==> flow/design.v <==
module cla32(input [31:0]a, input [31:0]b,output [32:0]out);
wire [1:0]w[0:32], L1[0:31], L2[0:31], L3[0:31], L4[0:31],L5[0:31];
wire L6[31:0];
genvar q;
generate    for(q=0; q<=31; q=q+1) begin
                  current_status s(.a(a[q]),.b(b[q]),.t(w[q+1]));
            end
endgenerate
assign w[0] = 0;
generate    for(q=0;q<=30;q=q+1) begin
                  look_ahead l(.s(w[31-q]),.f(w[30-q]),.o(L1[q]));
            end
endgenerate
assign L1[31] = w[0];
generate    for(q=0;q<=29;q=q+1) begin
                  look_ahead l(.s(L1[q]),.f(L1[q+2]),.o(L2[q]));
            end
endgenerate
assign L2[30] = L1[30];
assign L2[31] = L1[31];
generate    for(q=0;q<=27;q=q+1) begin
                  look_ahead l(.s(L2[q]),.f(L2[q+4]),.o(L3[q]));
            end
endgenerate
assign {L3[28], L3[29], L3[30], L3[31]} = {L2[28], L2[29], L2[30], L2[31]};
generate    for(q=0;q<=23;q=q+1) begin
                  look_ahead l(.s(L3[q]),.f(L3[q+8]),.o(L4[q]));
            end
endgenerate
generate    for(q=24;q<=31;q=q+1) begin
                  assign L4[q] = L3[q];
            end
endgenerate
generate    for(q=0;q<=15;q=q+1) begin
                  look_ahead l(.s(L4[q]),.f(L4[q+16]),.o(L5[q]));
            end
endgenerate
generate    for(q=16;q<=31;q=q+1) begin
                  assign L5[q] = L4[q];
            end
endgenerate
generate    for(q=0;q<=31;q=q+1) begin
                  assign L6[q] = a[q] ^ b[q] ^ L5[31-q][0];
            end
endgenerate
generate    for(q=0;q<=31;q=q+1) begin
                  assign out[q] = L6[q];
            end
            assign out[32] = w[0];
endgenerate
endmodule
module current_status(input a,input b,output [1:0]t);
      assign {t[0],t[1]} = {a || b , a && b};
endmodule
module look_ahead(input [1:0]s, input [1:0]f,output [1:0]o);
      assign o[1] = (s[1] & s[0] & !f[1]) | (s[0] & f[1] & f[0]);
      assign o[0] = (s[1] & s[0] & !f[1] & !f[0]) | (f[0] & s[0]);
endmodule
module wallace_mul(input [15:0] a, input [15:0] b, output [32:0] out, input clk);
wire [30:0] m[0:15];
reg [30:0] m15_1,m15_2,m15_3;
reg [30:0] u[14:0];
reg [31:0] v[14:0];
reg [31:0] v10_1,v12_2,v12_1;
reg [31:0] temp;
reg [31:0] temp_v;
genvar q,k,i,j;
assign m[0] = b[0] == 0 ? 31'b0 : {15'b0,a};
assign m[1] = b[1] == 0 ? 31'b0 : {14'b0,a,1'b0};
assign m[2] = b[2] == 0 ? 31'b0 : {13'b0,a,2'b0};
assign m[3] = b[3] == 0 ? 31'b0 : {12'b0,a,3'b0};
assign m[4] = b[4] == 0 ? 31'b0 : {11'b0,a,4'b0};
assign m[5] = b[5] == 0 ? 31'b0 : {10'b0,a,5'b0};
assign m[6] = b[6] == 0 ? 31'b0 : {9'b0,a,6'b0};
assign m[7] = b[7] == 0 ? 31'b0 : {8'b0,a,7'b0};
assign m[8] = b[8] == 0 ? 31'b0 : {7'b0,a,8'b0};
assign m[9] = b[9] == 0 ? 31'b0 : {6'b0,a,9'b0};
assign m[10] = b[10] == 0 ? 31'b0 : {5'b0,a,10'b0};
assign m[11] = b[11] == 0 ? 31'b0 : {4'b0,a,11'b0};
assign m[12] = b[12] == 0 ? 31'b0 : {3'b0,a,12'b0};
assign m[13] = b[13] == 0 ? 31'b0 : {2'b0,a,13'b0};
assign m[14] = b[14] == 0 ? 31'b0 : {1'b0,a,14'b0};
assign m[15] = b[15] == 0 ? 31'b0 : {a,15'b0};
generate    for(q=0; q<=14; q=q+1) begin
                  always @ ( posedge clk )
                        v[q][0] <= 0;
            end
endgenerate
generate    for(k=0; k<=12; k=k+3) begin
                  for(q=0; q<=30; q=q+1) begin
                  always @ ( posedge clk ) begin
                        u[k][q] <= m[k][q] ^ m[k+1][q] ^ m[k+2][q];
                        v[k][q+1] <= m[k][q] && m[k+1][q] || m[k+2][q] && ( m[k][q] || m[k+1][q] );
                  end
                  end
            end
            always @ ( posedge clk )
                  m15_1 <= m[15];
            for(q=0; q<=30; q=q+1) begin
            always @ ( posedge clk ) begin
                        u[1][q] <= u[0][q] ^ v[0][q] ^ u[3][q];
                        v[1][q+1] <= u[0][q] && v[0][q] || u[3][q] && ( u[0][q] || v[0][q] );
            end
            end
            for(q=0; q<=30; q=q+1) begin
            always @ ( posedge clk ) begin
                        u[2][q] <= u[6][q] ^ v[6][q] ^ v[3][q];
                        v[2][q+1] <= u[6][q] && v[6][q] || v[3][q] && ( u[6][q] || v[6][q] );
            end
            end
            for(q=0; q<=30; q=q+1) begin
            always @ ( posedge clk ) begin
                  u[4][q] <= u[9][q] ^ v[9][q] ^ u[12][q];
                  v[4][q+1] <= u[9][q] && v[9][q] || u[12][q] && ( u[9][q] || v[9][q] );
            end
            end
            always @ ( posedge clk ) begin
                  m15_2 <= m15_1;
                  v12_1 <= v[12];
            end
            for(q=0; q<=30; q=q+1) begin
            always @ ( posedge clk ) begin
                  u[5][q] <= u[1][q] ^ v[1][q] ^ u[2][q];
                  v[5][q+1] <= u[1][q] && v[1][q] || u[2][q] && ( u[1][q] || v[1][q] );
            end
            end
            for(q=0; q<=30; q=q+1) begin
            always @ ( posedge clk ) begin
                  u[7][q] <= u[4][q] ^ v[4][q] ^ v[2][q];
                  v[7][q+1] <= u[4][q] && v[4][q] || v[2][q] && ( u[4][q] || v[4][q] );
            end
            end
            always @ ( posedge clk ) begin
                  m15_3 <= m15_2;
                  v12_2 <= v12_1;
            end
            for(q=0; q<=30; q=q+1) begin
            always @ ( posedge clk ) begin
                  u[8][q] <= u[5][q] ^ v[5][q] ^ u[7][q];
                  v[8][q+1] <= u[5][q] && v[5][q] || u[7][q] && ( u[5][q] || v[5][q] );
            end
            end
            for(q=0; q<=30; q=q+1) begin
            always @ ( posedge clk ) begin
                  u[10][q] <= m15_3[q] ^ v12_2[q] ^ v[7][q];
                  v[10][q+1] <= m15_3[q] && v12_2[q] || v[7][q] && ( m15_3[q] || v12_2[q] );
            end
            end
            for(q=0; q<=30; q=q+1) begin
            always @ ( posedge clk ) begin
                  u[11][q] <= u[8][q] ^ v[8][q] ^ u[10][q];
                  v[11][q+1] <= u[8][q] && v[8][q] || u[10][q] && ( u[8][q] || v[8][q] );
            end
            end
            always @ ( posedge clk )
                  v10_1 <= v[10];
            for(q=0; q<=30; q=q+1) begin
            always @ ( posedge clk ) begin
                  u[13][q] <= u[11][q] ^ v[11][q] ^ v10_1[q];
                  v[13][q+1] <= u[11][q] && v[11][q] || v10_1[q] && ( u[11][q] || v[11][q] );
            end
            end
endgenerate
always @ ( posedge clk ) begin
      temp <= {1'b0,u[13]};
      temp_v <= v[13];
end
cla32 object(.a(temp),.b(temp_v),.out(out));
endmodule
From RTL to reports: wallace_mul. What the tools print for wallace_mul, step after step. Lines are those of the file above, counted from 1. Operators carry their Yosys type and port widths (W data, S select, Z words). Not given: n/a

Top module: wallace_mul. Clock port: clk. Standard-cell library: sky130hd. Library corner: tt_025C_1v80.

Word level. Source: Yosys, flattened and elaborated. Widths are those after wreduce; folded enables and synchronous resets count as part of the registers. Registers that Yosys merges into a memory's read port (data or address) are not register bits. Print and check cells do not count.

For reductions and logical operators the number is 1913. Mux-type cells: 15. For bitwise gates (word level) the number is 1797.

Operators by type and width (count): $xor A1 B1 Y1 (830); $logic_or A1 B1 Y1 (807); $logic_and A1 B1 Y1 (785); $and A1 B1 Y1 (670); $or A1 B1 Y1 (217); $logic_not A1 Y1 (211); $xor A1 B1 Y1 const AB (40); $xor A1 B1 Y1 const B (35); $logic_and A1 B1 Y1 const A (35); $logic_and A1 B1 Y1 const AB (35); $logic_or A1 B1 Y1 const AB (35); $mux W30 (1); $mux W29 (1); $mux W28 (1); $mux W27 (1); $mux W26 (1); $mux W25 (1); $mux W24 (1); $mux W23 (1); $mux W22 (1); $mux W21 (1); $mux W20 (1); $mux W19 (1); $mux W18 (1); $mux W17 (1); $mux W16 (1); $xor A1 B1 Y1 const A (5); $logic_or A1 B1 Y1 const A (5).

Register bits: 1094. Under elaborated cells stands 4585. Under bits of input ports stands 33. The figure for output and inout bits is 33.

Logic depth. Depth = most cells in a row (Yosys ltp): at word level without a register or memory, in the mapped netlist without a sequential cell, where the memories' decode and read muxes count.

Word-level depth: 22. Under ABC_AREA stands 0. The figure for depth in mapped cells is 11. The figure for depth with buffers taken out is 9.

Synthesis result. The flow's flattened synthesis, as Yosys stat reports it; memories are mapped. The netlist is that of the ABC_AREA named above (0 if unset); the other value can give another one. Totals and module areas in this step are rounded.

Cells by type: sky130_fd_sc_hd__dfxtp_1 (count 716, total area 1.43E+04 um2); sky130_fd_sc_hd__fa_1 (count 200, total area 4003.84 um2); sky130_fd_sc_hd__and2_1 (count 261, total area 1.63E+03 um2); sky130_fd_sc_hd__ha_1 (count 112, total area 1.4E+03 um2); sky130_fd_sc_hd__buf_4 (count 33, total area 247.738 um2); sky130_fd_sc_hd__inv_1 (count 55, total area 206.448 um2); sky130_fd_sc_hd__nand2b_1 (count 29, total area 181.424 um2); sky130_fd_sc_hd__a21oi_1 (count 28, total area 140.134 um2); sky130_fd_sc_hd__nor2b_1 (count 22, total area 137.632 um2); sky130_fd_sc_hd__clkbuf_1 (count 35, total area 131.376 um2); sky130_fd_sc_hd__nor2_1 (count 35, total area 131.376 um2); sky130_fd_sc_hd__xnor2_1 (count 14, total area 122.618 um2); sky130_fd_sc_hd__o21ai_0 (count 16, total area 80.077 um2); sky130_fd_sc_hd__xor2_1 (count 9, total area 78.826 um2); sky130_fd_sc_hd__a21o_1 (count 9, total area 67.565 um2); sky130_fd_sc_hd__a221oi_1 (count 7, total area 61.309 um2); sky130_fd_sc_hd__a211oi_1 (count 8, total area 60.058 um2); sky130_fd_sc_hd__mux2i_1 (count 6, total area 60.058 um2).

Other cell types: 51; their cells: 119.

Under buffer cells stands 71. The entry for sequential area reads 14330 um2. Under standard cells after synthesis stands 1714. The entry for flip-flops reads 716. Synthesis area: 23970 um2.

The figures by module come from a second, unflattened synthesis with its own total; it is not the netlist above.

The figure for cells (unflattened synthesis) is 1902. The entry for area total of the unflattened synthesis reads 26190 um2.

Rows give one instance, submodules left out.

Modules: wallace_mul (area 20890 um2, cells 1258, seq. area 14330 um2, instances 1); look_ahead (area 30.0 um2, cells 4, seq. area 0.0 um2, instances 129); cla32 (area 997.2 um2, cells 66, seq. area 0.0 um2, instances 1); current_status (area 13.8 um2, cells 2, seq. area 0.0 um2, instances 31).

Path before layout. OpenSTA on the mapped netlist: ideal clock, no wires. The path of least setup slack (recovery checks aside). Input and output delay are each 20% of the period. Register names are those of the netlist, which keeps one name where synthesis merged equal registers.

Path kind: flip-flop to output port. Start: reg temp[11]. End: out out[25]. The figure for delay of the path is 2177 ps. The figure for output delay is 880 ps. For arrival time the number is 2177 ps. Under slack stands 1343 ps. The entry for driving pins on the path reads 12. For time at the first pin the number is 0 ps. The figure for buffers on the path is 2. The entry for data required time reads 3520 ps. Under period stands 4400 ps. The entry for synthesis period reached reads 3057 ps.

"delay of the path" is the arrival time less input delay plus setup time. At an output port there is no setup time. "driving pins on the path": output pins that drive a net of the path, with the launching flip-flop's if there is one; two outputs of one cell count as two. "synthesis period reached" is the clock period less the worst setup slack; recovery checks do not enter. This is arithmetic on one report: input and output delays are still those of the set period (20% each). Between the ends stands the longest chain of elaborated cells between them, by number of cells; it is not shown to be the way that was timed. Of several equally long chains one is given. Each line given opens the expression or statement behind the cell; cells for indexed reads and writes are added by Yosys, which also makes memories of some case tables.

Cells stage by stage: sky130_fd_sc_hd__dfxtp_1 sky130_fd_sc_hd__inv_1 sky130_fd_sc_hd__ha_1 sky130_fd_sc_hd__buf_6 sky130_fd_sc_hd__or2_0 sky130_fd_sc_hd__a221o_1 sky130_fd_sc_hd__a221oi_4 sky130_fd_sc_hd__nor2_1 sky130_fd_sc_hd__a311oi_1 sky130_fd_sc_hd__o21ai_1 sky130_fd_sc_hd__xnor2_1 sky130_fd_sc_hd__buf_4. Length of the longest elaborated chain: 20. The entry for elaborated cells on any way between the ends reads 43. Classes of those cells: logic: 35; reduce/logical: 8.

RTL lines, path post-synthesis: from (assign) (line 165) `temp <= {1'b0,u[13]};`; $logic_and A1 B1 Y1 (line 53) `assign {t[0],t[1]} = {a || b , a && b};`; $logic_not A1 Y1 (line 57) `assign o[0] = (s[1] & s[0] & !f[1] & !f[0]) | (f[0] & s[0]);`; $and A1 B1 Y1 x2 (line 57); $or A1 B1 Y1 (line 57); $and A1 B1 Y1 x2 (line 56) `assign o[1] = (s[1] & s[0] & !f[1]) | (s[0] & f[1] & f[0]);`; $or A1 B1 Y1 (line 56); $logic_not A1 Y1 (line 56); $and A1 B1 Y1 (line 56); $or A1 B1 Y1 (line 56); $logic_not A1 Y1 (line 57); $and A1 B1 Y1 x2 (line 57); $or A1 B1 Y1 (line 57); $and A1 B1 Y1 x3 (line 57); $or A1 B1 Y1 (line 57); $xor A1 B1 Y1 (line 43) `assign L6[q] = a[q] ^ b[q] ^ L5[31-q][0];`; to (decl) (line 59) `module wallace_mul(input [15:0] a, input [15:0] b, output [32:0] out, input clk);`.

Nets of the timed path that keep an RTL name, with a line that drives or declares them; the list need not be complete.

Nets with RTL names, path post-synthesis (line): object.L6[25][0] (43).

Path in the finished layout. From the final timing report of stored run 1: the path of least setup slack in the routed layout; clock arrival at registers is part of the times. The report prints the path's times to 10 ps; the period is as set.

Path kind: flip-flop to output port. Start: reg temp[11]. End: out out[25]. Under period stands 3710 ps. For arrival time the number is 2960 ps. The entry for data required time reads 2970 ps. Under slack stands 10 ps. The figure for output delay is 740 ps. The figure for buffers on the path is 3. For time at the first pin the number is 590 ps. The entry for driving pins on the path reads 13.

Between the ends stands the longest chain of elaborated cells between them, by number of cells; it is not shown to be the way that was timed. Of several equally long chains one is given.

Cells stage by stage: sky130_fd_sc_hd__dfxtp_2 sky130_fd_sc_hd__inv_2 sky130_fd_sc_hd__ha_4 sky130_fd_sc_hd__or2_4 sky130_fd_sc_hd__a221o_1 sky130_fd_sc_hd__a221oi_4 sky130_fd_sc_hd__buf_4 sky130_fd_sc_hd__buf_6 sky130_fd_sc_hd__nor2_2 sky130_fd_sc_hd__a311oi_2 sky130_fd_sc_hd__o21ai_1 sky130_fd_sc_hd__xnor2_1 sky130_fd_sc_hd__buf_2. Length of the longest elaborated chain: 20. The entry for elaborated cells on any way between the ends reads 43. Classes of those cells: logic: 35; reduce/logical: 8.

RTL lines, path post-layout: from (assign) (line 165) `temp <= {1'b0,u[13]};`; $logic_and A1 B1 Y1 (line 53) `assign {t[0],t[1]} = {a || b , a && b};`; $logic_not A1 Y1 (line 57) `assign o[0] = (s[1] & s[0] & !f[1] & !f[0]) | (f[0] & s[0]);`; $and A1 B1 Y1 x2 (line 57); $or A1 B1 Y1 (line 57); $and A1 B1 Y1 x2 (line 56) `assign o[1] = (s[1] & s[0] & !f[1]) | (s[0] & f[1] & f[0]);`; $or A1 B1 Y1 (line 56); $logic_not A1 Y1 (line 56); $and A1 B1 Y1 (line 56); $or A1 B1 Y1 (line 56); $logic_not A1 Y1 (line 57); $and A1 B1 Y1 x2 (line 57); $or A1 B1 Y1 (line 57); $and A1 B1 Y1 x3 (line 57); $or A1 B1 Y1 (line 57); $xor A1 B1 Y1 (line 43) `assign L6[q] = a[q] ^ b[q] ^ L5[31-q][0];`; to (decl) (line 59) `module wallace_mul(input [15:0] a, input [15:0] b, output [32:0] out, input clk);`.

Memo
Re: implementation data of wallace_mul

wallace_mul through Yosys and OpenROAD on sky130hd: 3 stored runs, unordered, with their settings and measured results. The constraints put input and output delay at 20% of the set period each and load the outputs with 0.01 pF. "clock period reached" = clock period - worst setup slack. The figure is calculated, with input and output delays left at 20% of the set period. "power consumption" rests on the timing tool's default activity at the inputs, not on a simulated workload. Results are given in rounded form.

Stored run 1 has these settings: CAP_MARGIN 0; CELL_PAD_IN_SITES_GLOBAL_PLACEMENT 3; CORE_ASPECT_RATIO 0.69; CORE_UTILIZATION 31; CTS_CLUSTER_DIAMETER 136; MAX_ROUTING_LAYER met4; PLACE_DENSITY_LB_ADDON 0.19; SETUP_SLACK_MARGIN 0.2; SLEW_MARGIN 10; TNS_END_PERCENT 65; period_ns 3.71; CORE_MARGIN 2. The clock period reached is 3,703 ps. The overall die area comes to 79,590 um2. The smallest hold slack reads 305 ps. For the area of the standard cells in the finished layout the run shows 29,230 um2. The area of the synthesized netlist is 23,970 um2. The final utilization is 0.383. The setup slack of the worst path stands at 7 ps. The power consumption reads 0.02463 W. The total negative slack stands at 0 ps.

Stored run 2 has these settings: CAP_MARGIN 0; CELL_PAD_IN_SITES_GLOBAL_PLACEMENT 2; MAX_ROUTING_LAYER met4; period_ns 4.4; CORE_MARGIN 2; CORE_UTILIZATION 40; SLEW_MARGIN 20. The clock period reached is 4,238 ps. The overall die area comes to 61,890 um2. The smallest hold slack reads 309 ps. For the area of the standard cells in the finished layout the run shows 27,900 um2. The area of the synthesized netlist is 23,970 um2. The final utilization is 0.472. The setup slack of the worst path stands at 162 ps. The power consumption reads 0.01961 W. The total negative slack stands at 0 ps.

Stored run 3 has these settings: ABC_AREA 1; CORE_UTILIZATION 49; CTS_CLUSTER_DIAMETER 391; CTS_CLUSTER_SIZE 34; MAX_ROUTING_LAYER met5; PLACE_DENSITY 0.87; SETUP_SLACK_MARGIN 0.17; TNS_END_PERCENT 35; period_ns 2.62; CAP_MARGIN 20; CORE_MARGIN 2; SLEW_MARGIN 20. The clock period reached is 3,109 ps. The overall die area comes to 52,420 um2. The smallest hold slack reads 317 ps. For the area of the standard cells in the finished layout the run shows 28,400 um2. The area of the synthesized netlist is 24,800 um2. The final utilization is 0.567. The setup slack of the worst path stands at -489 ps. The power consumption reads 0.03008 W. The total negative slack stands at -8,441 ps.
